==> flow/design.v <==
module AHBDCD(
  input wire [31:0] HADDR,
  output wire HSEL_S0,
  output wire HSEL_S1,
  output wire HSEL_S2,
  output wire HSEL_S3,
  output wire HSEL_S4,
  output wire HSEL_S5,
  output wire HSEL_S6,
  output wire HSEL_S7,
  output wire HSEL_S8,
  output wire HSEL_S9,
  output wire HSEL_NOMAP,
  output reg [3:0] MUX_SEL
    );
reg [15:0] dec;
assign HSEL_S0 = dec[0];    
assign HSEL_S1 = dec[1];    
assign HSEL_S2 = dec[2];    
assign HSEL_S3 = dec[3];    
assign HSEL_S4 = dec[4];    
assign HSEL_S5 = dec[5];    
assign HSEL_S6 = dec[6];    
assign HSEL_S7 = dec[7];    
assign HSEL_S8 = dec[8];    
assign HSEL_S9 = dec[9];    
assign HSEL_NOMAP = dec[15];  
always@*
begin
  case(HADDR[31:24])
    8'h00: 						 
      begin
        dec = 16'b0000_0000_00000001;
        MUX_SEL = 4'b0000;
      end
    8'h50: 						 
      begin
        dec = 16'b0000_0000_0000_0010;
        MUX_SEL = 4'b0001;
      end
    8'h51: 						 
      begin
        dec =16'b0000_0000_0000_0100;
        MUX_SEL = 4'b0010;
      end   
    8'h52:  					 
      begin
        dec = 16'b0000_0000_0000_1000;
        MUX_SEL = 4'b0011;
      end
    8'h53: 						 
      begin
        dec = 16'b0000_0000_0001_0000;
        MUX_SEL = 4'b0100;
      end
    8'h54:						 
      begin
        dec = 16'b0000_0000_0010_0000;
        MUX_SEL = 4'b0101;
      end
    8'h55:						 
      begin
        dec = 16'b0000_0000_0100_0000;
        MUX_SEL = 4'b0110;
      end
    8'h56:						 
      begin
        dec = 16'b0000_0000_1000_0000;
        MUX_SEL = 4'b0111;
      end
    8'h57: 						 
      begin
        dec = 16'b0000_0001_0000_0000;
        MUX_SEL = 4'b1000;
      end
    8'h58:						 
      begin
        dec = 16'b0000_0010_0000_0000;
        MUX_SEL = 4'b1001;
      end
    default:  
      begin
        dec = 16'b1000_0000_00000000;
        MUX_SEL = 4'b1111;
      end
  endcase
end
endmodule
module AHBMUX(
  input wire HCLK,
  input wire HRESETn,
  input wire [3:0] MUX_SEL,
  input wire [31:0] HRDATA_S0,		
  input wire [31:0] HRDATA_S1,
  input wire [31:0] HRDATA_S2,
  input wire [31:0] HRDATA_S3,
  input wire [31:0] HRDATA_S4,
  input wire [31:0] HRDATA_S5,
  input wire [31:0] HRDATA_S6,
  input wire [31:0] HRDATA_S7,
  input wire [31:0] HRDATA_S8,
  input wire [31:0] HRDATA_S9,
  input wire [31:0] HRDATA_NOMAP,
  input wire HREADYOUT_S0,
  input wire HREADYOUT_S1,
  input wire HREADYOUT_S2,
  input wire HREADYOUT_S3,
  input wire HREADYOUT_S4,
  input wire HREADYOUT_S5,
  input wire HREADYOUT_S6,
  input wire HREADYOUT_S7,
  input wire HREADYOUT_S8,
  input wire HREADYOUT_S9,
  input wire HREADYOUT_NOMAP,
  output reg HREADY,
  output reg [31:0] HRDATA
);
  reg [3:0] APHASE_MUX_SEL;			 
  always@ (posedge HCLK or negedge HRESETn)
  begin
    if(!HRESETn)
      APHASE_MUX_SEL <= 4'h0;
    else if(HREADY)						 
      APHASE_MUX_SEL <= MUX_SEL;
  end
  always@*
  begin
    case(APHASE_MUX_SEL)
      4'b0000: begin						 
        HRDATA = HRDATA_S0;
        HREADY = HREADYOUT_S0;
      end
      4'b0001: begin
        HRDATA = HRDATA_S1;
        HREADY = HREADYOUT_S1;
      end
      4'b0010: begin
        HRDATA = HRDATA_S2;
        HREADY = HREADYOUT_S2;
      end
      4'b0011: begin
        HRDATA = HRDATA_S3;
        HREADY = HREADYOUT_S3;
      end
      4'b0100: begin
        HRDATA = HRDATA_S4;
        HREADY = HREADYOUT_S4;
      end
      4'b0101: begin
        HRDATA = HRDATA_S5;
        HREADY = HREADYOUT_S5;
      end
      4'b0110: begin
        HRDATA = HRDATA_S6;
        HREADY = HREADYOUT_S6;
      end
      4'b0111: begin
        HRDATA = HRDATA_S7;
        HREADY = HREADYOUT_S7;
      end
      4'b1000: begin
        HRDATA = HRDATA_S8;
        HREADY = HREADYOUT_S8;
      end
      4'b1001: begin
        HRDATA = HRDATA_S9;
        HREADY = HREADYOUT_S9;
      end
      default: begin            
        HRDATA = HRDATA_NOMAP;
        HREADY = HREADYOUT_NOMAP;
      end
    endcase
  end
endmodule
module BAUDGEN
(
  input wire clk,
  input wire resetn,
  input wire write_enable,
  input wire [15:0] divisor,
  output wire baudtick
);
reg [21:0] count_reg;
wire [21:0] count_next;
reg [15:0] count_div;
always @ (posedge clk, negedge resetn)
  begin
    if(!resetn) begin
      count_reg <= 0;
      count_div <= 16'd162;
    end 
    else if (write_enable) begin
      count_div <= (divisor == 16'd326) ? {16'd326} :
                   (divisor == 16'd162) ? {16'd162} :
                   (divisor == 16'd81) ?  {16'd81} :
                   (divisor == 16'd54) ?  {16'd54} :
                   (divisor == 16'd27) ?  {16'd27} :
                                          {16'd162} ;
      count_reg  <= 0;
    end                                         
    else
      count_reg <= count_next;
end
assign count_next = ((count_reg == count_div) ? 0 : count_reg + 1'b1);
assign baudtick = ((count_reg == count_div) ? 1'b1 : 1'b0);
endmodule
module FIFO #(parameter DWIDTH=8, AWIDTH=1)
(
  input wire clk,
  input wire resetn,
  input wire rd,
  input wire wr,
  input wire [DWIDTH-1:0] w_data,
  output wire empty,
  output wire full,
  output wire [DWIDTH-1:0] r_data
);
  reg [DWIDTH-1:0] array_reg [2**AWIDTH-1:0];
  reg [AWIDTH-1:0] w_ptr_reg;
  reg [AWIDTH-1:0] w_ptr_next;
  reg [AWIDTH-1:0] w_ptr_succ;
  reg [AWIDTH-1:0] r_ptr_reg;
  reg [AWIDTH-1:0] r_ptr_next;
  reg [AWIDTH-1:0] r_ptr_succ;
  reg full_reg;
  reg empty_reg;
  reg full_next;
  reg empty_next;
  wire w_en;
  always @ (posedge clk)
    if(w_en)
    begin
      array_reg[w_ptr_reg] <= w_data;
    end
  assign r_data = array_reg[r_ptr_reg];   
  assign w_en = wr & ~full_reg;           
  always @ (posedge clk, negedge resetn)
  begin
    if(!resetn)
      begin
        w_ptr_reg <= 0;
        r_ptr_reg <= 0;
        full_reg <= 1'b0;
        empty_reg <= 1'b1;
      end
    else
      begin
        w_ptr_reg <= w_ptr_next;
        r_ptr_reg <= r_ptr_next;
        full_reg <= full_next;
        empty_reg <= empty_next;
      end
  end
  always @*
  begin
    w_ptr_succ = w_ptr_reg + 1;
    r_ptr_succ = r_ptr_reg + 1;
    w_ptr_next = w_ptr_reg;
    r_ptr_next = r_ptr_reg;
    full_next = full_reg;
    empty_next = empty_reg;
    case({w_en,rd})
      2'b01:
        if(~empty_reg)
          begin
            r_ptr_next = r_ptr_succ;
            full_next = 1'b0;
            if (r_ptr_succ == w_ptr_reg)
              empty_next = 1'b1;
          end
      2'b10:
        if(~full_reg)
          begin
            w_ptr_next = w_ptr_succ;
            empty_next = 1'b0;
            if (w_ptr_succ == r_ptr_reg)
              full_next = 1'b1;
          end
      2'b11:
        begin
          w_ptr_next = w_ptr_succ;
          r_ptr_next = r_ptr_succ;
        end
    endcase
  end
  assign full = full_reg;
  assign empty = empty_reg;
endmodule
module UART_TX(
  input wire clk,
  input wire resetn,
  input wire tx_start,        
  input wire b_tick,           
  input wire [7:0] d_in,       
  input wire parity_en,
  input wire parity_odd,
  output reg tx_done,          
  output wire tx               
  );
  localparam [2:0] idle_st   = 3'b000;
  localparam [2:0] start_st  = 3'b001;
  localparam [2:0] data_st   = 3'b010;
  localparam [2:0] parity_st = 3'b011;
  localparam [2:0] stop_st   = 3'b100;
  reg [2:0] current_state;
  reg [2:0] next_state;
  reg [3:0] b_reg;           
  reg [3:0] b_next;
  reg [2:0] count_reg;       
  reg [2:0] count_next;
  reg [7:0] data_reg;        
  reg [7:0] data_next;
  reg tx_reg;                
  reg tx_next;
  reg parity_reg;
  reg parity_next;
  always @(posedge clk, negedge resetn)
  begin
    if(!resetn)
      begin
        current_state <= idle_st;
        b_reg <= 0;
        count_reg <= 0;
        data_reg <= 0;
        tx_reg <= 1'b1;
        parity_reg <= 1'b0;
      end
    else
      begin
        current_state <= next_state;
        b_reg <= b_next;
        count_reg <= count_next;
        data_reg <= data_next;
        tx_reg <= tx_next;
        parity_reg <= parity_next;
      end
  end
  always @*
  begin
    next_state = current_state;
    tx_done = 1'b0;
    b_next = b_reg;
    count_next = count_reg;
    data_next = data_reg;
    tx_next = tx_reg;
    parity_next = parity_reg;
    case(current_state)
      idle_st:
      begin
        tx_next = 1'b1;
        if(tx_start)
        begin
          next_state = start_st;
          b_next = 0;
          data_next = d_in;
          parity_next = parity_en ? (parity_odd ? ~(^d_in) : ^d_in) : 1'b0;
        end
      end
      start_st:  
      begin
        tx_next = 1'b0;
        if(b_tick)
          if(b_reg==15)
            begin
              next_state = data_st;
              b_next = 0;
              count_next = 0;
            end
          else
            b_next = b_reg + 1;
      end
      data_st:  
      begin
        tx_next = data_reg[0];
        if(b_tick)
          if(b_reg == 15)
            begin
              b_next = 0;
              data_next = data_reg >> 1;
              if(count_reg == 7)     
                next_state = parity_en ? parity_st : stop_st;
              else
                count_next = count_reg + 1;
            end
          else
            b_next = b_reg + 1;
      end
      parity_st:  
      begin
        tx_next = parity_reg;
        if(b_tick)
          if(b_reg == 15)
            begin
              next_state = stop_st;
              b_next = 0;
            end
          else
            b_next = b_reg + 1;
      end
      stop_st:  
      begin
        tx_next = 1'b1;
        if(b_tick)
          if(b_reg == 15)    
            begin
              next_state = idle_st;
              tx_done = 1'b1;
            end
          else
            b_next = b_reg + 1;
      end
    endcase
  end
  assign tx = tx_reg;
endmodule
module UART_RX(
  input wire clk,
  input wire resetn,
  input wire b_tick,         
  input wire rx,             
  input wire parity_en,
  input wire parity_odd,
  output reg parity_err,
  output reg rx_done,        
  output wire [7:0] dout     
  );
  localparam [2:0] idle_st   = 3'b000;
  localparam [2:0] start_st  = 3'b001;
  localparam [2:0] data_st   = 3'b010;
  localparam [2:0] parity_st = 3'b011;
  localparam [2:0] stop_st   = 3'b100;
  reg [2:0] current_state;
  reg [2:0] next_state;
  reg [3:0] b_reg;  
  reg [3:0] b_next;
  reg [2:0] count_reg;  
  reg [2:0] count_next;
  reg [7:0] data_reg;  
  reg [7:0] data_next;
  reg parity_err_next;
  always @ (posedge clk, negedge resetn)
  begin
    if(!resetn)
      begin
        current_state <= idle_st;
        b_reg <= 0;
        count_reg <= 0;
        data_reg <=0;
        parity_err <= 1'b0;
      end
    else
      begin
        current_state <= next_state;
        b_reg <= b_next;
        count_reg <= count_next;
        data_reg <= data_next;
        parity_err <= parity_err_next;
      end
  end
  always @*
  begin
    next_state = current_state;
    b_next = b_reg;
    count_next = count_reg;
    data_next = data_reg;
    rx_done = 1'b0;
    parity_err_next = parity_err;
    case(current_state)
      idle_st:
        if(~rx)
          begin
            next_state = start_st;
            b_next = 0;
          end
      start_st:
        if(b_tick)
          if(b_reg == 7)
            begin
              next_state = data_st;
              b_next = 0;
              count_next = 0;
            end
          else
            b_next = b_reg + 1'b1;
      data_st:
        if(b_tick)
          if(b_reg == 15)
            begin
              b_next = 0;
              data_next = {rx, data_reg [7:1]};
              if(count_next == 7)  
                next_state = parity_en ? parity_st : stop_st;
              else
                count_next = count_reg + 1'b1;
            end
          else
            b_next = b_reg + 1;
      parity_st:
        if (b_tick)
          if (b_reg == 15)
            begin
              b_next = 0;
              if (parity_odd)
              begin
                if (rx == ^data_reg)  
                  parity_err_next = 1'b1;
                else
                  parity_err_next = 1'b0;
              end 
              else
              begin
                if (rx == ^data_reg)
                  parity_err_next = 1'b0;
                else
                  parity_err_next = 1'b1;
              end
              next_state = stop_st;
            end 
          else 
            b_next = b_reg + 1;
      stop_st:
        if(b_tick)
          if(b_reg == 15)  
            begin
              next_state = idle_st;
              rx_done = 1'b1;
            end
          else
           b_next = b_reg + 1;
    endcase
  end
  assign dout = data_reg;
endmodule
module AHBUART(
  input wire         HCLK,
  input wire         HRESETn,
  input wire  [31:0] HADDR,
  input wire  [1:0]  HTRANS,
  input wire  [31:0] HWDATA,
  input wire         HWRITE,
  input wire         HREADY,
  output wire        HREADYOUT,
  output wire [31:0] HRDATA,
  input wire         HSEL,
  input wire         RsRx,   
  output wire        RsTx,   
  output wire uart_irq   
);
  localparam DATA_ADDR = 8'h00;
  localparam BAUD_ADDR = 8'h04;
  localparam PARITY_ADDR = 8'h08;
  localparam STATUS_ADDR = 8'h0C;
  wire [7:0] uart_wdata;  
  wire [7:0] uart_rdata;
  wire uart_wr;
  wire uart_rd;
  wire [7:0] tx_data;
  wire [7:0] rx_data;
  wire [7:0] status;
  wire tx_full;
  wire tx_empty;
  wire rx_full;
  wire rx_empty;
  wire tx_done;
  wire rx_done;
  wire b_tick;
  reg [1:0] last_HTRANS;
  reg [31:0] last_HADDR;
  reg last_HWRITE;
  reg last_HSEL;
  reg [15:0] BAUD_DIVISOR;
  reg w_baudgen;
  reg [7:0] PARITY_REGISTER;
  wire uart_parity_err;
  always@ (posedge HCLK)
  begin
    if(HREADY)
    begin
      last_HTRANS <= HTRANS;
      last_HWRITE <= HWRITE;
      last_HSEL <= HSEL;
      last_HADDR <= HADDR;
    end
  end
  assign HREADYOUT = ~tx_full;
  assign uart_wr = last_HTRANS[1] & last_HWRITE & last_HSEL & (last_HADDR[7:0]==8'h00);
  assign uart_rd = last_HTRANS[1] & ~last_HWRITE & last_HSEL & (last_HADDR[7:0]==8'h00);
  always @(posedge HCLK, negedge HRESETn)
  begin
    if(!HRESETn)
      begin
        BAUD_DIVISOR <= 16'd326;  
        PARITY_REGISTER <= 16'd0;
        w_baudgen <= 1'b0;
      end
    else if(last_HTRANS[1] & last_HWRITE & last_HSEL &  last_HADDR[7:0] == BAUD_ADDR & HREADYOUT)
      begin
        BAUD_DIVISOR <= HWDATA[15:0];
        w_baudgen <= 1'b1;
      end
    else if(last_HTRANS[1] & last_HWRITE & last_HSEL &  last_HADDR[7:0] == PARITY_ADDR)
      begin
        PARITY_REGISTER <= HWDATA[15:0];
      end
    else
      begin
        w_baudgen <= 1'b0;
      end
  end
  assign uart_wdata = HWDATA[7:0];
  assign HRDATA = (last_HADDR[7:0] == DATA_ADDR) ? {24'h000000, uart_rdata} :
                  (last_HADDR[7:0] == BAUD_ADDR) ? {16'h0000, BAUD_DIVISOR} :
                  (last_HADDR[7:0] == PARITY_ADDR) ? {16'h0000, PARITY_REGISTER} :
                  (last_HADDR[7:0] == STATUS_ADDR) ? {24'h000000, status} :
                  32'h00000000;
  assign status = {5'b00000, tx_full, rx_empty, uart_parity_err};  
  assign uart_irq = ~rx_empty; 
  BAUDGEN uBAUDGEN(
    .clk(HCLK),
    .resetn(HRESETn),
    .write_enable(w_baudgen),
    .divisor(BAUD_DIVISOR),
    .baudtick(b_tick)
  );
  FIFO  
   #(.DWIDTH(8), .AWIDTH(4))
	uFIFO_TX 
  (
    .clk(HCLK),
    .resetn(HRESETn),
    .rd(tx_done),
    .wr(uart_wr),
    .w_data(uart_wdata[7:0]),
    .empty(tx_empty),
    .full(tx_full),
    .r_data(tx_data[7:0])
  );
  FIFO 
   #(.DWIDTH(8), .AWIDTH(4))
	uFIFO_RX(
    .clk(HCLK),
    .resetn(HRESETn),
    .rd(uart_rd),
    .wr(rx_done),
    .w_data(rx_data[7:0]),
    .empty(rx_empty),
    .full(rx_full),
    .r_data(uart_rdata[7:0])
  );
  UART_RX uUART_RX(
    .clk(HCLK),
    .resetn(HRESETn),
    .b_tick(b_tick),
    .rx(RsRx),
    .parity_en(PARITY_REGISTER[1]),
    .parity_odd(PARITY_REGISTER[0]),
    .parity_err(uart_parity_err),
    .rx_done(rx_done),
    .dout(rx_data[7:0])
  );
  UART_TX uUART_TX(
    .clk(HCLK),
    .resetn(HRESETn),
    .tx_start(!tx_empty),
    .b_tick(b_tick),
    .d_in(tx_data[7:0]),
    .parity_en(PARITY_REGISTER[1]),
    .parity_odd(PARITY_REGISTER[0]),
    .tx_done(tx_done),
    .tx(RsTx)
  );
endmodule
module prescaler(
  input wire inclk,
  input wire resetn,
  output wire outclk
    );
reg [3:0] counter;
always @(posedge inclk, negedge resetn)
  if (!resetn)
    counter <= 4'b0000;
  else
    counter <= counter + 1'b1;
assign outclk = counter == 4'b1111;
endmodule
module AHBTIMER(
	input wire HCLK,
	input wire HRESETn,
  input wire [31:0] HADDR,
  input wire [31:0] HWDATA,
  input wire [1:0] HTRANS,
  input wire HWRITE,
  input wire HSEL,
  input wire HREADY,
  input wire capture_event,
  output wire [31:0] HRDATA,
	output wire HREADYOUT,
	output wire PWM_OUT,
  output reg timer_irq
);
  localparam [7:0] LDADDR = 8'h00;    
  localparam [7:0] VALADDR = 8'h04;   
  localparam [7:0] CTLADDR = 8'h08;   
  localparam [7:0] CLRADDR = 8'h0C;   
  localparam [7:0] CMPADDR = 8'h10;
  localparam [7:0] CAPTADDR = 8'h14; 
  localparam [2:0] FREE_RUN = 3'b000;
  localparam [2:0] PERIODIC = 3'b001;
  localparam [2:0] COMPARE  = 3'b010;
  localparam [2:0] PWM      = 3'b011;
  localparam [2:0] CAPTURE  = 3'b100;
  localparam st_idle = 1'b0;
  localparam st_count = 1'b1;
  reg current_state;
  reg next_state;
  reg [31:0] value_next;
  reg timer_irq_next;
  reg t_out_next;
  reg [31:0] cap_val_next;
  reg last_HWRITE;
  reg [31:0] last_HADDR;
  reg last_HSEL;
  reg [1:0] last_HTRANS;
  reg [4:0] control;
  reg [31:0] load;
  reg clear;
  reg [31:0] value;
  reg [31:0] cmp_val;
  reg [31:0] cap_val;
  reg t_out;
  wire enable;
  wire [2:0] mode;
  wire clk16;        
  wire timerclk;
  prescaler uprescaler16(
    .inclk(HCLK),
    .resetn(HRESETn),
    .outclk(clk16)
  );
  assign HREADYOUT = 1'b1;  
  always @(posedge HCLK)
    if(HREADY)
      begin
        last_HWRITE <= HWRITE;
        last_HSEL <= HSEL;
        last_HADDR <= HADDR;
        last_HTRANS <= HTRANS;
      end
  assign timerclk = ((control[4]) ? clk16 : 1'b1);   
  assign enable = control[0];
  assign mode = (control[3:1] == FREE_RUN) ? FREE_RUN :
                (control[3:1] == PERIODIC) ? PERIODIC :
                (control[3:1] == COMPARE)  ? COMPARE  :
                (control[3:1] == PWM)      ? PWM      :
                (control[3:1] == CAPTURE)  ? CAPTURE  :
                FREE_RUN;
  always @(posedge HCLK, negedge HRESETn)
    if(!HRESETn)
      control <= 5'b00000;
    else if(last_HWRITE & last_HSEL & last_HTRANS[1])
      if(last_HADDR[7:0] == CTLADDR)
        control <= HWDATA[4:0];
  always @(posedge HCLK, negedge HRESETn)
    if(!HRESETn)
      load <= 32'h0000_0000;
    else if(last_HWRITE & last_HSEL & last_HTRANS[1])
      if(last_HADDR[7:0] == LDADDR)
        load <= HWDATA;
  always @(posedge HCLK, negedge HRESETn)
    if(!HRESETn)
      cmp_val <= 32'h0000_0000;
    else if(last_HWRITE & last_HSEL & last_HTRANS[1])
      if(last_HADDR[7:0] == CMPADDR)
        cmp_val <= HWDATA;
  always @(posedge HCLK, negedge HRESETn)
    if(!HRESETn)
      clear <= 1'b0;
    else if(last_HWRITE & last_HSEL & last_HTRANS[1])
      if(last_HADDR[7:0] == CLRADDR)
        clear <= HWDATA[0];
  always @(posedge HCLK, negedge HRESETn)
    if(!HRESETn)
      timer_irq <= 1'b0;
    else
      timer_irq <= timer_irq_next;
  always @(posedge HCLK, negedge HRESETn)
    if(!HRESETn)
      begin
        current_state <= st_idle;
        value <= 32'h0000_0000;
        t_out <= 1'b1;
        cap_val <= 32'h0000_0000;
      end
    else
      begin
        value <= value_next;
        current_state <= next_state;
        t_out <= t_out_next;
        cap_val <= cap_val_next;
      end
  always @*
  begin
    next_state = current_state;
    value_next = value;
    t_out_next = t_out;
    cap_val_next = cap_val;
    timer_irq_next = (clear) ? 0 : timer_irq;
    case(current_state)
      st_idle:
        if(enable && timerclk)
            begin
              value_next = load;
              next_state = st_count;
              t_out_next = 1'b1;
            end
      st_count:
        if(enable && timerclk)
        begin
          case(mode)
            FREE_RUN: begin
                        if (value == 32'h0000_0000)
                          begin
                            timer_irq_next = 1;
                          end
                        value_next = value - 1;
                      end
            PERIODIC: begin
                        if (value == 32'h0000_0000)
                          begin
                            timer_irq_next = 1;
                            value_next = load;
                          end
                        else
                          value_next = value - 1;
                      end
            COMPARE: begin
                        if (value == cmp_val)
                          begin
                            timer_irq_next = 1;
                            value_next = load;
                          end
                        else
                          value_next = value - 1;
                      end
            PWM: begin
                   if (value == cmp_val)
                     begin
                       timer_irq_next = 1;
                       t_out_next = 1'b0;
                       value_next = value - 1;
                     end
                    else if (value == 32'h0000_0000)
                      begin
                        timer_irq_next = 1;
                        t_out_next = 1'b1;
                        value_next = load;
                      end
                   else
                     value_next = value - 1;
                 end
            CAPTURE: begin
                 if(capture_event)
                   begin
                     cap_val_next = value;
                     timer_irq_next = 1;
                   end
                   value_next = value - 1;
                end
            default: begin
                       value_next = value - 1;
                     end
          endcase
        end
    endcase
  end
  assign HRDATA = (last_HADDR[7:0] == LDADDR) ? load :
                  (last_HADDR[7:0] == VALADDR) ? value :
                  (last_HADDR[7:0] == CTLADDR) ? control :
                  (last_HADDR[7:0] == CMPADDR) ? cmp_val :
                  (last_HADDR[7:0] == CAPTADDR) ? cap_val :
                   32'h0000_0000;
  assign PWM_OUT = t_out;
endmodule
module AHBGPIO(
  input wire HCLK,
  input wire HRESETn,
  input wire [31:0] HADDR,
  input wire [1:0] HTRANS,
  input wire [31:0] HWDATA,
  input wire HWRITE,
  input wire HSEL,
  input wire HREADY,
  input wire [15:0] GPIOIN,
  output wire HREADYOUT,
  output wire [31:0] HRDATA,
  output wire [15:0] GPIOOUT,
  output wire gpio_irq   
  );
  localparam [7:0] gpio_data_addr = 8'h00;
  localparam [7:0] gpio_dir_addr  = 8'h04;
  localparam [7:0] gpio_mask_addr = 8'h08;
  reg [15:0] gpio_dataout;
  reg [15:0] gpio_datain;
  reg [15:0] gpio_dir;
  reg [15:0] gpio_data_next;
  reg [15:0] gpio_mask;
  reg [31:0] last_HADDR;
  reg [1:0] last_HTRANS;
  reg last_HWRITE;
  reg last_HSEL;
  integer i;
  assign HREADYOUT = 1'b1;
  always @(posedge HCLK)
  begin
    if(HREADY)
    begin
      last_HADDR <= HADDR;
      last_HTRANS <= HTRANS;
      last_HWRITE <= HWRITE;
      last_HSEL <= HSEL;
    end
  end
  always @(posedge HCLK, negedge HRESETn)
  begin
    if(!HRESETn)
    begin
      gpio_mask <= 16'h0000;
    end
    else if ((last_HADDR[7:0] == gpio_mask_addr) & last_HSEL & last_HWRITE & last_HTRANS[1])
      gpio_mask <= HWDATA[15:0];
  end
  always @(posedge HCLK, negedge HRESETn)
  begin
    if(!HRESETn)
    begin
      gpio_dir <= 16'h0000;
    end
    else if ((last_HADDR[7:0] == gpio_dir_addr) & last_HSEL & last_HWRITE & last_HTRANS[1])
      gpio_dir <= HWDATA[15:0];
  end
  always @(posedge HCLK, negedge HRESETn)
  begin
    if(!HRESETn)
    begin
      gpio_dataout <= 16'h0000;
    end
    else if ((last_HADDR[7:0] == gpio_data_addr) & last_HSEL & last_HWRITE & last_HTRANS[1])
      gpio_dataout <= ((gpio_dataout & ~(gpio_mask & gpio_dir)) | (HWDATA[15:0] & (gpio_mask & gpio_dir)));
  end
  always @(posedge HCLK, negedge HRESETn)
  begin
    if (!HRESETn)
      gpio_datain <= 16'h0000;
    else begin
      for(i=0; i<16; i=i+1)
      begin
        if(gpio_dir[i] == 1'b1)
          gpio_datain[i] <= gpio_dataout[i];
        else
          gpio_datain[i] <= GPIOIN[i];
      end
    end
  end  
  reg [15:0] prev_GPIOIN;
  reg        gpio_irq_reg;
  always @(posedge HCLK, negedge HRESETn)
  begin
    if (!HRESETn) begin
      prev_GPIOIN  <= 16'h0000;
      gpio_irq_reg <= 1'b0;
    end
    else begin
      if ((GPIOIN & ~gpio_dir) != (prev_GPIOIN & ~gpio_dir))
        gpio_irq_reg <= 1'b1;
      else
        gpio_irq_reg <= 1'b0;
      prev_GPIOIN <= GPIOIN;
    end
  end
  assign gpio_irq = gpio_irq_reg;
  assign HRDATA[31:16] = 16'h0000;
  assign HRDATA[15:0] = gpio_datain;  
  assign GPIOOUT = gpio_dataout;
endmodule
module AHB7SEGDEC(
  input wire HCLK,
  input wire HRESETn,
  input wire [31:0] HADDR,
  input wire [31:0] HWDATA,
  input wire [1:0] HTRANS,
  input wire HWRITE,
  input wire HSEL,
  input wire HREADY,
  output [31:0] HRDATA,
  output HREADYOUT,
  output [6:0] seg,
  output [3:0] an,
  output dp
  );
  localparam [7:0] DIGIT1_ADDR = 4'h0;
  localparam [7:0] DIGIT2_ADDR = 4'h4;
  localparam [7:0] DIGIT3_ADDR = 4'h8;
  localparam [7:0] DIGIT4_ADDR = 4'hC;
  localparam [7:0] DISP_ADDR = 8'h10;
  reg last_HWRITE;
  reg [31:0] last_HADDR;
  reg last_HSEL;
  reg [1:0] last_HTRANS;
  reg [7:0] DIGIT1;
  reg [7:0] DIGIT2;
  reg [7:0] DIGIT3; 
  reg [7:0] DIGIT4;
  reg DISP;
  assign HREADYOUT = 1'b1;  
  always @(posedge HCLK)
    if(HREADY)
      begin
        last_HWRITE <= HWRITE;
        last_HSEL <= HSEL;
        last_HADDR <= HADDR;
        last_HTRANS <= HTRANS;
      end
  always @(posedge HCLK, negedge HRESETn)
  begin
    if(!HRESETn)
	 begin
      DIGIT1 <= 7'b0_0101;
		DIGIT2 <= 7'b0_1110;
		DIGIT3 <= 7'b0_0000;
		DIGIT4 <= 7'b0_0001;
        DISP <= 1'b0;
	 end
    else if(last_HWRITE & last_HSEL & last_HTRANS[1])
	 begin
		if(last_HADDR[7:0] == DIGIT1_ADDR)
        	DIGIT1 <= HWDATA[7:0];
		else if(last_HADDR[7:0] == DIGIT2_ADDR)
			DIGIT2 <= HWDATA[7:0];
		else if(last_HADDR[7:0] == DIGIT3_ADDR)
			DIGIT3 <= HWDATA[7:0];
		else if(last_HADDR[7:0] == DIGIT4_ADDR)
			DIGIT4 <= HWDATA[7:0];
    else if(last_HADDR[7:0] == DISP_ADDR)
			DISP <= HWDATA[7:0];
	  end
	end
  assign HRDATA = (last_HADDR[7:0] == DIGIT1_ADDR) ? {24'h000_0000,DIGIT1} :
                  (last_HADDR[7:0] == DIGIT2_ADDR) ? {24'h000_0000,DIGIT2} :
                  (last_HADDR[7:0] == DIGIT3_ADDR) ? {24'h000_0000,DIGIT3} :
                  (last_HADDR[7:0] == DIGIT4_ADDR) ? {24'h000_0000,DIGIT4} :
                  (last_HADDR[7:0] == DISP_ADDR)   ? {31'h000_0000,DISP}   :
                   32'h0000_0000;
  reg [31:0] counter;
  reg [3:0] ring;
  wire [7:0] code;
  wire [6:0] seg_out;
  assign seg = ~seg_out;
  assign an = ~ring;
  always @(posedge HCLK or negedge HRESETn)
  begin
	if(!HRESETn)
		counter <= 32'h0000_0000;
	else
		counter <= counter + 1'b1;
  end
  always @(posedge HCLK or negedge HRESETn)
  begin
	if(!HRESETn)
		ring <= 4'b0001;
	else if (counter[15:0] == 16'h7FFF)
		ring <= {ring[2:0],ring[3]};
  end
  assign code =
	(ring == 4'b0001) ? DIGIT1[7:0] :
	(ring == 4'b0010) ? DIGIT2[7:0] :
	(ring == 4'b0100) ? DIGIT3[7:0] :
	(ring == 4'b1000) ? DIGIT4[7:0] :
		4'b1110;
	assign dp = ~code[7];
parameter A      = 7'b0000001;
parameter B      = 7'b0000010;
parameter C      = 7'b0000100;
parameter D      = 7'b0001000;
parameter E      = 7'b0010000;
parameter F      = 7'b0100000;
parameter G      = 7'b1000000;
wire [6:0] hex_decoded;
assign hex_decoded =
    (code[6:0] == 7'h0) ? (A|B|C|D|E|F) :
    (code[6:0] == 7'h1) ? (B|C) :
    (code[6:0] == 7'h2) ? (A|B|G|E|D) :
    (code[6:0] == 7'h3) ? (A|B|C|D|G) :
    (code[6:0] == 7'h4) ? (F|B|G|C) :
    (code[6:0] == 7'h5) ? (A|F|G|C|D) : 
    (code[6:0] == 7'h6) ? (A|F|G|C|D|E) :
    (code[6:0] == 7'h7) ? (A|B|C) :
    (code[6:0] == 7'h8) ? (A|B|C|D|E|F|G) :
    (code[6:0] == 7'h9) ? (A|B|C|D|F|G) :
    (code[6:0] == 7'ha) ? (A|F|B|G|E|C) :
    (code[6:0] == 7'hb) ? (F|G|C|D|E) :
    (code[6:0] == 7'hc) ? (A|F|E|D) :
    (code[6:0] == 7'hd) ? (B|C|D|E|G) :
    (code[6:0] == 7'he) ? (A|F|G|E|D) :
    (code[6:0] == 7'hf) ? (A|F|G|E) : 7'b000_0000;
wire [6:0] decimal_decoded;
assign decimal_decoded =
    (code[6:0] == 7'h0) ? (A|B|C|D|E|F) :
    (code[6:0] == 7'h1) ? (B|C) :
    (code[6:0] == 7'h2) ? (A|B|G|E|D) :
    (code[6:0] == 7'h3) ? (A|B|C|D|G) :
    (code[6:0] == 7'h4) ? (F|B|G|C) :
    (code[6:0] == 7'h5) ? (A|F|G|C|D) :
    (code[6:0] == 7'h6) ? (A|F|G|C|D|E) :
    (code[6:0] == 7'h7) ? (A|B|C) :
    (code[6:0] == 7'h8) ? (A|B|C|D|E|F|G) :
    (code[6:0] == 7'h9) ? (A|B|C|D|F|G) :
    7'b000_0000;    
assign seg_out = (DISP) ? decimal_decoded : hex_decoded;
endmodule
module AHBPERIPH(
  input  wire        HCLK,
  input  wire        HRESETn,
  input  wire [31:0] HADDR,
  input  wire [1:0]  HTRANS,
  input  wire        HWRITE,
  input  wire [31:0] HWDATA,
  output wire [31:0] HRDATA,
  output wire        HREADY,
  input  wire        RsRx,
  output wire        RsTx,
  input  wire        capture_event,
  output wire        PWM_OUT,
  input  wire [15:0] GPIOIN,
  output wire [15:0] GPIOOUT,
  output wire [6:0]  seg,
  output wire        dp,
  output wire [3:0]  an,
  output wire        uart_irq,
  output wire        timer_irq,
  output wire        gpio_irq
);
  wire [3:0]  mux_sel;
  wire        hsel_uart, hsel_timer, hsel_gpio, hsel_7seg;
  wire [31:0] hrdata_uart, hrdata_timer, hrdata_gpio, hrdata_7seg;
  wire        hready_uart, hready_timer, hready_gpio, hready_7seg;
  AHBDCD uAHBDCD (
    .HADDR(HADDR),
    .HSEL_S0(),
    .HSEL_S1(),
    .HSEL_S2(hsel_uart),
    .HSEL_S3(hsel_timer),
    .HSEL_S4(hsel_gpio),
    .HSEL_S5(hsel_7seg),
    .HSEL_S6(),
    .HSEL_S7(),
    .HSEL_S8(),
    .HSEL_S9(),
    .HSEL_NOMAP(),
    .MUX_SEL(mux_sel)
  );
  AHBMUX uAHBMUX (
    .HCLK(HCLK),
    .HRESETn(HRESETn),
    .MUX_SEL(mux_sel),
    .HRDATA_S0(32'h0000_0000),
    .HRDATA_S1(32'h0000_0000),
    .HRDATA_S2(hrdata_uart),
    .HRDATA_S3(hrdata_timer),
    .HRDATA_S4(hrdata_gpio),
    .HRDATA_S5(hrdata_7seg),
    .HRDATA_S6(32'h0000_0000),
    .HRDATA_S7(32'h0000_0000),
    .HRDATA_S8(32'h0000_0000),
    .HRDATA_S9(32'h0000_0000),
    .HRDATA_NOMAP(32'hDEADBEEF),
    .HREADYOUT_S0(1'b1),
    .HREADYOUT_S1(1'b1),
    .HREADYOUT_S2(hready_uart),
    .HREADYOUT_S3(hready_timer),
    .HREADYOUT_S4(hready_gpio),
    .HREADYOUT_S5(hready_7seg),
    .HREADYOUT_S6(1'b1),
    .HREADYOUT_S7(1'b1),
    .HREADYOUT_S8(1'b1),
    .HREADYOUT_S9(1'b1),
    .HREADYOUT_NOMAP(1'b1),
    .HRDATA(HRDATA),
    .HREADY(HREADY)
  );
  AHBUART uAHBUART (
    .HCLK(HCLK),
    .HRESETn(HRESETn),
    .HADDR(HADDR),
    .HTRANS(HTRANS),
    .HWDATA(HWDATA),
    .HWRITE(HWRITE),
    .HREADY(HREADY),
    .HREADYOUT(hready_uart),
    .HRDATA(hrdata_uart),
    .HSEL(hsel_uart),
    .RsRx(RsRx),
    .RsTx(RsTx),
    .uart_irq(uart_irq)
  );
  AHB7SEGDEC uAHB7SEGDEC (
    .HCLK(HCLK),
    .HRESETn(HRESETn),
    .HADDR(HADDR),
    .HTRANS(HTRANS),
    .HWDATA(HWDATA),
    .HWRITE(HWRITE),
    .HREADY(HREADY),
    .HREADYOUT(hready_7seg),
    .HRDATA(hrdata_7seg),
    .HSEL(hsel_7seg),
    .seg(seg),
    .an(an),
    .dp(dp)
  );
  AHBTIMER uAHBTIMER (
    .HCLK(HCLK),
    .HRESETn(HRESETn),
    .HADDR(HADDR),
    .HTRANS(HTRANS),
    .HWDATA(HWDATA),
    .HWRITE(HWRITE),
    .HREADY(HREADY),
    .HREADYOUT(hready_timer),
    .HRDATA(hrdata_timer),
    .PWM_OUT(PWM_OUT),
    .HSEL(hsel_timer),
    .capture_event(capture_event),
    .timer_irq(timer_irq)
  );
  AHBGPIO uAHBGPIO (
    .HCLK(HCLK),
    .HRESETn(HRESETn),
    .HADDR(HADDR),
    .HWRITE(HWRITE),
    .HWDATA(HWDATA),
    .HTRANS(HTRANS),
    .HSEL(hsel_gpio),
    .HREADY(HREADY),
    .GPIOIN(GPIOIN),
    .HREADYOUT(hready_gpio),
    .HRDATA(hrdata_gpio),
    .GPIOOUT(GPIOOUT),
    .gpio_irq(gpio_irq)
  );
endmodule
# Tool chain data of AHBPERIPH
# Module AHBPERIPH before and after one edit of its RTL, step after step.
# Lines under "before" count in the file above, lines under "after" in the edited file.
# "delta" is "after" less "before", of the values as shown; "change_rel_pct" is that difference over "before", in percent.
# Operators carry their Yosys type and port widths (W data, S select, Z words).
setup:
  top_module: "AHBPERIPH"
  clk_port: "HCLK"
  library: "sky130hd"
  pvt_corner: "tt_025C_1v80"

# The edit
# The edit as a unified diff against the file above.
# The edit is scripted: it alters the design's behaviour and was not made to optimise anything.
# begin of diff
@@ -875,6 +875,5 @@
     endcase
   end
-  assign HRDATA = (last_HADDR[7:0] == LDADDR) ? load :
-                  (last_HADDR[7:0] == VALADDR) ? value :
+  assign HRDATA = (last_HADDR[7:0] == VALADDR) ? value :
                   (last_HADDR[7:0] == CTLADDR) ? control :
                   (last_HADDR[7:0] == CMPADDR) ? cmp_val :
# end of diff

# Elaborated design
# Yosys after proc, flatten, opt, wreduce and memory -nomap, before mapping. Memory bits, and registers merged into a memory's read port (data or address), are not among the register bits. Print and check cells are not counted.
# Yosys's memory passes give these memory sizes; they may raise the number of words (mostly to a power of two), join words into wider ones and drop unused or constant bits.
word_totals:
  columns: ["element", "before", "after", "delta", "change_rel_pct"]
  rows:
  - ["elab_cells", 500, 499, -1, -0.20]
  - ["memories", 2, 2, 0, 0.00]
  - ["input_bits", 87, 87, 0, 0.00]
  - ["mem_bits_rw", 256, 256, 0, 0.00]
  - ["register_bits", 432, 432, 0, 0.00]
  - ["out_inout_bits", 66, 66, 0, 0.00]
op_classes:
  columns: ["element", "before", "after", "delta", "change_rel_pct"]
  rows:
  - ["eq_ne", 121, 121, 0, 0.00]
  - ["muxes", 202, 201, -1, -0.50]
  - ["n_addsub", 13, 13, 0, 0.00]
  - ["reduce_and_logical", 60, 60, 0, 0.00]
  - ["n_logic", 47, 47, 0, 0.00]
mem_list:
  columns: ["element", "before", "after"]
  rows:
  - ["mem_shapes", "uAHBUART.uFIFO_RX.array_reg 16 x 8 bit 1R1W; uAHBUART.uFIFO_TX.array_reg 16 x 8 bit 1R1W", "uAHBUART.uFIFO_RX.array_reg 16 x 8 bit 1R1W; uAHBUART.uFIFO_TX.array_reg 16 x 8 bit 1R1W"]
op_table:
  columns: ["op", "before", "after", "delta", "change_rel_pct"]
  rows:
  - ["$mux W32", 21, 20, -1, -4.76]
# Unchanged operator kinds not shown: 82.

# Depth
# Longest topological path by Yosys (ltp), each cell counted once; first at word level (registers and memories cut), then after technology mapping (sequential cells cut; the memories' decode and read muxes count).
logic_depth:
  columns: ["element", "before", "after", "delta", "change_rel_pct"]
  rows:
  - ["word_depth", 24, 24, 0, 0.00]
  - ["ABC_AREA", "0", "0", null, null]
  - ["mapped_depth", 11, 12, 1, 9.09]

# Mapped cells and area
# Source: synth_stat.txt of the flow (Yosys; design flattened, memories mapped). It holds for the ABC_AREA given above (unset counts as 0); a run with the other value may have another netlist.
by_type:
  columns: ["cell", "before", "after", "delta", "change_rel_pct"]
  rows:
  - ["sky130_fd_sc_hd__a22oi_1", 52, 3, -49, -94.23]
  - ["sky130_fd_sc_hd__a222oi_1", 2, 33, 31, 1550.00]
  - ["sky130_fd_sc_hd__nand2_1", 149, 129, -20, -13.42]
  - ["sky130_fd_sc_hd__nand3_1", 59, 73, 14, 23.73]
  - ["sky130_fd_sc_hd__inv_1", 58, 44, -14, -24.14]
  - ["sky130_fd_sc_hd__nor2_1", 125, 138, 13, 10.40]
  - ["sky130_fd_sc_hd__a21oi_1", 56, 68, 12, 21.43]
  - ["sky130_fd_sc_hd__o21ai_0", 116, 105, -11, -9.48]
  - ["sky130_fd_sc_hd__a22o_1", 25, 14, -11, -44.00]
  - ["sky130_fd_sc_hd__mux2i_1", 33, 24, -9, -27.27]
  - ["sky130_fd_sc_hd__nand4_1", 31, 22, -9, -29.03]
  - ["sky130_fd_sc_hd__nor4_1", 21, 30, 9, 42.86]
  - ["sky130_fd_sc_hd__a21o_1", 11, 2, -9, -81.82]
  - ["sky130_fd_sc_hd__o22ai_1", 21, 14, -7, -33.33]
  - ["sky130_fd_sc_hd__buf_2", 15, 8, -7, -46.67]
  - ["sky130_fd_sc_hd__or3_1", 10, 17, 7, 70.00]
  - ["sky130_fd_sc_hd__a21boi_0", 9, 2, -7, -77.78]
  - ["sky130_fd_sc_hd__o2bb2ai_1", 12, 6, -6, -50.00]
# Unchanged cell types not shown: 17.
# The list need not be complete.
mapped:
  columns: ["element", "before", "after", "delta", "change_rel_pct"]
  rows:
  - ["area_um2", 30412.9, 29980.0, -432.9, -1.42]
  - ["mapped_cells", 2299, 2235, -64, -2.78]
  - ["ffs", 675, 675, 0, 0.00]
  - ["seq_area_um2", 18268.8, 18268.8, 0.0, 0.00]
# The figures by module come from a second, unflattened synthesis with its own total; it is not the netlist above.
hier_totals:
  columns: ["element", "before", "after", "delta", "change_rel_pct"]
  rows:
  - ["hier_cells", 2983, 2943, -40, -1.34]
  - ["area_unflattened_um2", 36092.1, 35734.3, -357.8, -0.99]
# Each row is one instance without its submodules.
by_module_before:
  columns: ["mod", "instances", "seq_area_um2", "mod_area_um2", "n_cells"]
  rows:
  - ["FIFO", 2, 4095.2, 5634.2, 308]
  - ["AHBTIMER", 1, 3759.9, 7978.9, 749]
  - ["AHBGPIO", 1, 2357.3, 3656.0, 230]
  - ["AHBMUX", 1, 100.1, 3557.2, 519]
  - ["AHB7SEGDEC", 1, 1665.3, 3394.5, 293]
  - ["AHBUART", 1, 960.9, 1825.5, 135]
  - ["BAUDGEN", 1, 779.5, 1686.6, 176]
  - ["UART_TX", 1, 553.0, 1208.7, 113]
  - ["UART_RX", 1, 526.8, 1097.3, 101]
  - ["AHBDCD", 1, 0.0, 265.3, 39]
  - ["prescaler", 1, 100.1, 146.4, 10]
  - ["AHBPERIPH", 1, 0.0, 7.5, 2]
by_module_after:
  columns: ["mod", "instances", "seq_area_um2", "mod_area_um2", "n_cells"]
  rows:
  - ["FIFO", 2, 4095.2, 5634.2, 308]
  - ["AHBTIMER", 1, 3759.9, 7621.1, 709]
  - ["AHBGPIO", 1, 2357.3, 3656.0, 230]
  - ["AHBMUX", 1, 100.1, 3557.2, 519]
  - ["AHB7SEGDEC", 1, 1665.3, 3394.5, 293]
  - ["AHBUART", 1, 960.9, 1825.5, 135]
  - ["BAUDGEN", 1, 779.5, 1686.6, 176]
  - ["UART_TX", 1, 553.0, 1208.7, 113]
  - ["UART_RX", 1, 526.8, 1097.3, 101]
  - ["AHBDCD", 1, 0.0, 265.3, 39]
  - ["prescaler", 1, 100.1, 146.4, 10]
  - ["AHBPERIPH", 1, 0.0, 7.5, 2]

# Path before layout
# Source: OpenSTA report_checks on the synthesized netlist (no wires, ideal clock, input and output delay 20% of the period each), path of least setup slack; recovery checks are left aside. Register names are those of the netlist, which keeps one name where synthesis merged equal registers.
synth_path:
  columns: ["element", "before", "after", "delta", "change_rel_pct"]
  rows:
  - ["path_type", "reg-to-output", "reg-to-output", null, null]
  - ["startpoint", "reg (name not given)", "reg uAHBUART.uFIFO_RX.r_ptr_reg[0]", null, null]
  - ["endpoint", "out HRDATA[3]", "out HRDATA[4]", null, null]
  - ["setup_slack_ns", 5.554, 5.364, -0.190, null]
  - ["tclk_ns", 10.0, 10.0, 0.0, 0.00]
  - ["launch_ns", 0.000, 0.000, 0.000, null]
  - ["t_arrival_ns", 2.446, 2.636, 0.190, 7.77]
  - ["path_delay_ns", 2.446, 2.636, 0.190, 7.77]
  - ["required_time_ns", 8.000, 8.000, 0.000, 0.00]
  - ["stages", 8, 7, -1, -12.50]
  - ["synth_period_reached_ns", 4.446, 4.636, 0.190, 4.27]
# "path_delay_ns" = arrival - input delay + setup time.
# At an output port there is no setup time.
# "stages" counts driving pins, that of a launching flip-flop among them; a cell with two outputs on the path counts twice.
# "synth_period_reached_ns" = period - worst setup slack (recovery checks aside). The figure is calculated, with input and output delays left at 20% of the set period.
# Between the ends stands the longest chain of elaborated cells between them, by number of cells; it is not shown to be the way that was timed. Of several equally long chains one is given.
# A line is the first line of the expression or statement that the cell stems from. Yosys adds cells for indexed reads and writes and turns some case tables into memories.
# A memory read counts as a cell of the chain, while the word-level depth stops at memories.
synth_between_before:
  cell_sequence: "sky130_fd_sc_hd__edfxtp_1 -> sky130_fd_sc_hd__nor4_1 -> sky130_fd_sc_hd__nand3_1 -> sky130_fd_sc_hd__nor2_1 -> sky130_fd_sc_hd__clkbuf_1 -> sky130_fd_sc_hd__clkbuf_1 -> sky130_fd_sc_hd__a21oi_1 -> sky130_fd_sc_hd__o31ai_1"
  elab_chain_cells: 7
  cells_between: 19
  cone_classes: "eq/ne (5); mux (13); reduce/logical (1)"
synth_rtl_before:
  columns: ["element", "line", "rtl"]
  rows:
  - ["$eq A8 B5 Y1", 881, "(last_HADDR[7:0] == CAPTADDR) ? cap_val :"]
  - ["$mux W32", 881, null]
  - ["$mux W32", 880, "(last_HADDR[7:0] == CMPADDR) ? cmp_val :"]
  - ["$mux W32", 879, "(last_HADDR[7:0] == CTLADDR) ? control :"]
  - ["$mux W32", 878, "(last_HADDR[7:0] == VALADDR) ? value :"]
  - ["$mux W32", 877, "assign HRDATA = (last_HADDR[7:0] == LDADDR) ? load :"]
  - ["$pmux W32 S5", 128, "case(APHASE_MUX_SEL)"]
  - ["end: declaration", 1128, "output wire [31:0] HRDATA,"]
synth_between_after:
  cell_sequence: "sky130_fd_sc_hd__dfrtp_1 -> sky130_fd_sc_hd__clkbuf_1 -> sky130_fd_sc_hd__buf_1 -> sky130_fd_sc_hd__mux4_2 -> sky130_fd_sc_hd__mux4_2 -> sky130_fd_sc_hd__o21ai_0 -> sky130_fd_sc_hd__o2111ai_1"
  elab_chain_cells: 3
  cells_between: 3
  cone_lines: 3
  cone_classes: "mux (2); memory (1)"
synth_rtl_after:
  columns: ["element", "line", "rtl"]
  rows:
  - ["start: declaration", 223, "reg [AWIDTH-1:0] r_ptr_reg;"]
  - ["start: assignment", 243, "r_ptr_reg <= 0;"]
  - ["start: assignment", 250, "r_ptr_reg <= r_ptr_next;"]
  - ["$mem_v2 Z16 W8", 219, "reg [DWIDTH-1:0] array_reg [2**AWIDTH-1:0];"]
  - ["$mux W32", 612, "assign HRDATA = (last_HADDR[7:0] == DATA_ADDR) ? {24'h000000, uart_rdata} :"]
  - ["$pmux W32 S5", 128, "case(APHASE_MUX_SEL)"]
  - ["end: declaration", 1127, "output wire [31:0] HRDATA,"]

# Worst path after layout
# From the final timing report of each run of pair A: the path of least setup slack in the routed layout; clock arrival at registers is part of the times.
layout_path:
  columns: ["element", "before", "after", "delta", "change_rel_pct"]
  rows:
  - ["path_type", "reg-to-output", "reg-to-output", null, null]
  - ["startpoint", "reg (name not given)", "reg uAHB7SEGDEC.last_HADDR[7]", null, null]
  - ["endpoint", "out HRDATA[2]", "out HRDATA[0]", null, null]
  - ["required_time_ns", 8.00, 8.00, 0.00, 0.00]
  - ["launch_ns", 0.61, 0.61, 0.00, 0.00]
  - ["t_arrival_ns", 5.19, 5.34, 0.15, 2.89]
  - ["tclk_ns", 10.0, 10.0, 0.0, 0.00]
  - ["stages", 10, 8, -2, -20.00]
  - ["setup_slack_ns", 2.81, 2.66, -0.15, null]
# Between the ends stands the longest chain of elaborated cells between them, by number of cells; it is not shown to be the way that was timed. Of several equally long chains one is given.
layout_between_before:
  cell_sequence: "sky130_fd_sc_hd__edfxtp_1 -> sky130_fd_sc_hd__nor4_1 -> sky130_fd_sc_hd__nand2_1 -> sky130_fd_sc_hd__nand2_1 -> sky130_fd_sc_hd__a221o_1 -> sky130_fd_sc_hd__a21oi_1 -> sky130_fd_sc_hd__o22ai_1 -> sky130_fd_sc_hd__a211oi_1 -> sky130_fd_sc_hd__o21ai_0 -> sky130_fd_sc_hd__clkdlybuf4s50_1"
  elab_chain_cells: 7
  cells_between: 20
  cone_classes: "eq/ne (5); mux (14); reduce/logical (1)"
layout_rtl_before:
  columns: ["element", "line", "rtl"]
  rows:
  - ["$eq A8 B5 Y1", 881, "(last_HADDR[7:0] == CAPTADDR) ? cap_val :"]
  - ["$mux W32", 881, null]
  - ["$mux W32", 880, "(last_HADDR[7:0] == CMPADDR) ? cmp_val :"]
  - ["$mux W32", 879, "(last_HADDR[7:0] == CTLADDR) ? control :"]
  - ["$mux W32", 878, "(last_HADDR[7:0] == VALADDR) ? value :"]
  - ["$mux W32", 877, "assign HRDATA = (last_HADDR[7:0] == LDADDR) ? load :"]
  - ["$pmux W32 S5", 128, "case(APHASE_MUX_SEL)"]
  - ["end: declaration", 1128, "output wire [31:0] HRDATA,"]
layout_between_after:
  cell_sequence: "sky130_fd_sc_hd__edfxtp_1 -> sky130_fd_sc_hd__nor4_1 -> sky130_fd_sc_hd__nand3_1 -> sky130_fd_sc_hd__o221ai_1 -> sky130_fd_sc_hd__a21oi_1 -> sky130_fd_sc_hd__a2111oi_0 -> sky130_fd_sc_hd__o21ai_0 -> sky130_fd_sc_hd__clkdlybuf4s50_1"
  elab_chain_cells: 7
  cells_between: 20
  cone_classes: "eq/ne (5); mux (14); reduce/logical (1)"
layout_rtl_after:
  columns: ["element", "line", "rtl"]
  rows:
  - ["start: declaration", 1006, "reg [31:0] last_HADDR;"]
  - ["$eq A8 B5 Y1", 1051, "(last_HADDR[7:0] == DISP_ADDR)   ? {31'h000_0000,DISP}   :"]
  - ["$mux W1", 1051, null]
  - ["$mux W32", 1050, "(last_HADDR[7:0] == DIGIT4_ADDR) ? {24'h000_0000,DIGIT4} :"]
  - ["$mux W32", 1049, "(last_HADDR[7:0] == DIGIT3_ADDR) ? {24'h000_0000,DIGIT3} :"]
  - ["$mux W32", 1048, "(last_HADDR[7:0] == DIGIT2_ADDR) ? {24'h000_0000,DIGIT2} :"]
  - ["$mux W32", 1047, "assign HRDATA = (last_HADDR[7:0] == DIGIT1_ADDR) ? {24'h000_0000,DIGIT1} :"]
  - ["$pmux W32 S5", 128, "case(APHASE_MUX_SEL)"]
  - ["end: declaration", 1127, "output wire [31:0] HRDATA,"]

# Layout results
# Both versions went through the flow (Yosys, OpenROAD) with the same settings in each pair. Constraints: input delay and output delay 20% of the set period each, output load 0.01 pF.
settings_pair_A:
  CORE_UTILIZATION: 40
  PLACE_DENSITY: 0.6
  period_ns: 10.0
  CAP_MARGIN: 20
  CORE_MARGIN: 2
  SLEW_MARGIN: 20
measured_pair_A:
  columns: ["element", "before", "after", "delta", "change_rel_pct"]
  rows:
  - ["final_power_mw", 6.303, 6.288, -0.015, -0.24]
  - ["total_negative_slack_ns", 0.000, 0.000, 0.000, null]
  - ["finish.stdcell_area_um2", 35275.1, 34830.9, -444.2, -1.26]
  - ["achieved_period_ns", 7.186, 7.342, 0.156, 2.17]
  - ["dieArea_um2", 78254.5, 77156.2, -1098.3, -1.40]
  - ["post_synth_area_um2", 30412.9, 29980.0, -432.9, -1.42]
  - ["final_util_frac", 0.467, 0.469, 0.002, null]
  - ["worstSetupSlack_ns", 2.814, 2.658, -0.156, null]
settings_pair_B:
  CORE_ASPECT_RATIO: 1.92
  CORE_UTILIZATION: 64
  CTS_CLUSTER_DIAMETER: 109
  MAX_ROUTING_LAYER: "met5"
  PLACE_DENSITY_LB_ADDON: 0.0
  SLEW_MARGIN: 35
  TNS_END_PERCENT: 60
  period_ns: 4.91
  CAP_MARGIN: 20
  CORE_MARGIN: 2
measured_pair_B:
  columns: ["element", "before", "after", "delta", "change_rel_pct"]
  rows:
  - ["final_power_mw", 11.816, 12.163, 0.347, 2.94]
  - ["total_negative_slack_ns", 0.000, 0.000, 0.000, null]
  - ["finish.stdcell_area_um2", 34455.5, 34260.4, -195.1, -0.57]
  - ["achieved_period_ns", 4.696, 4.776, 0.080, 1.70]
  - ["dieArea_um2", 49372.8, 48683.3, -689.5, -1.40]
  - ["post_synth_area_um2", 30412.9, 29980.0, -432.9, -1.42]
  - ["final_util_frac", 0.734, 0.743, 0.009, null]
  - ["worstSetupSlack_ns", 0.214, 0.134, -0.080, null]
# "achieved_period_ns": clock period set for the run, less the worst setup slack. It is reckoned from that one timing run; input and output delays stay at 20% of the period that was set.
# By "final_power_mw" is meant OpenSTA's value without simulated activity: inputs other than the clock are taken to toggle once in ten clock periods, and the tool carries that through the logic.
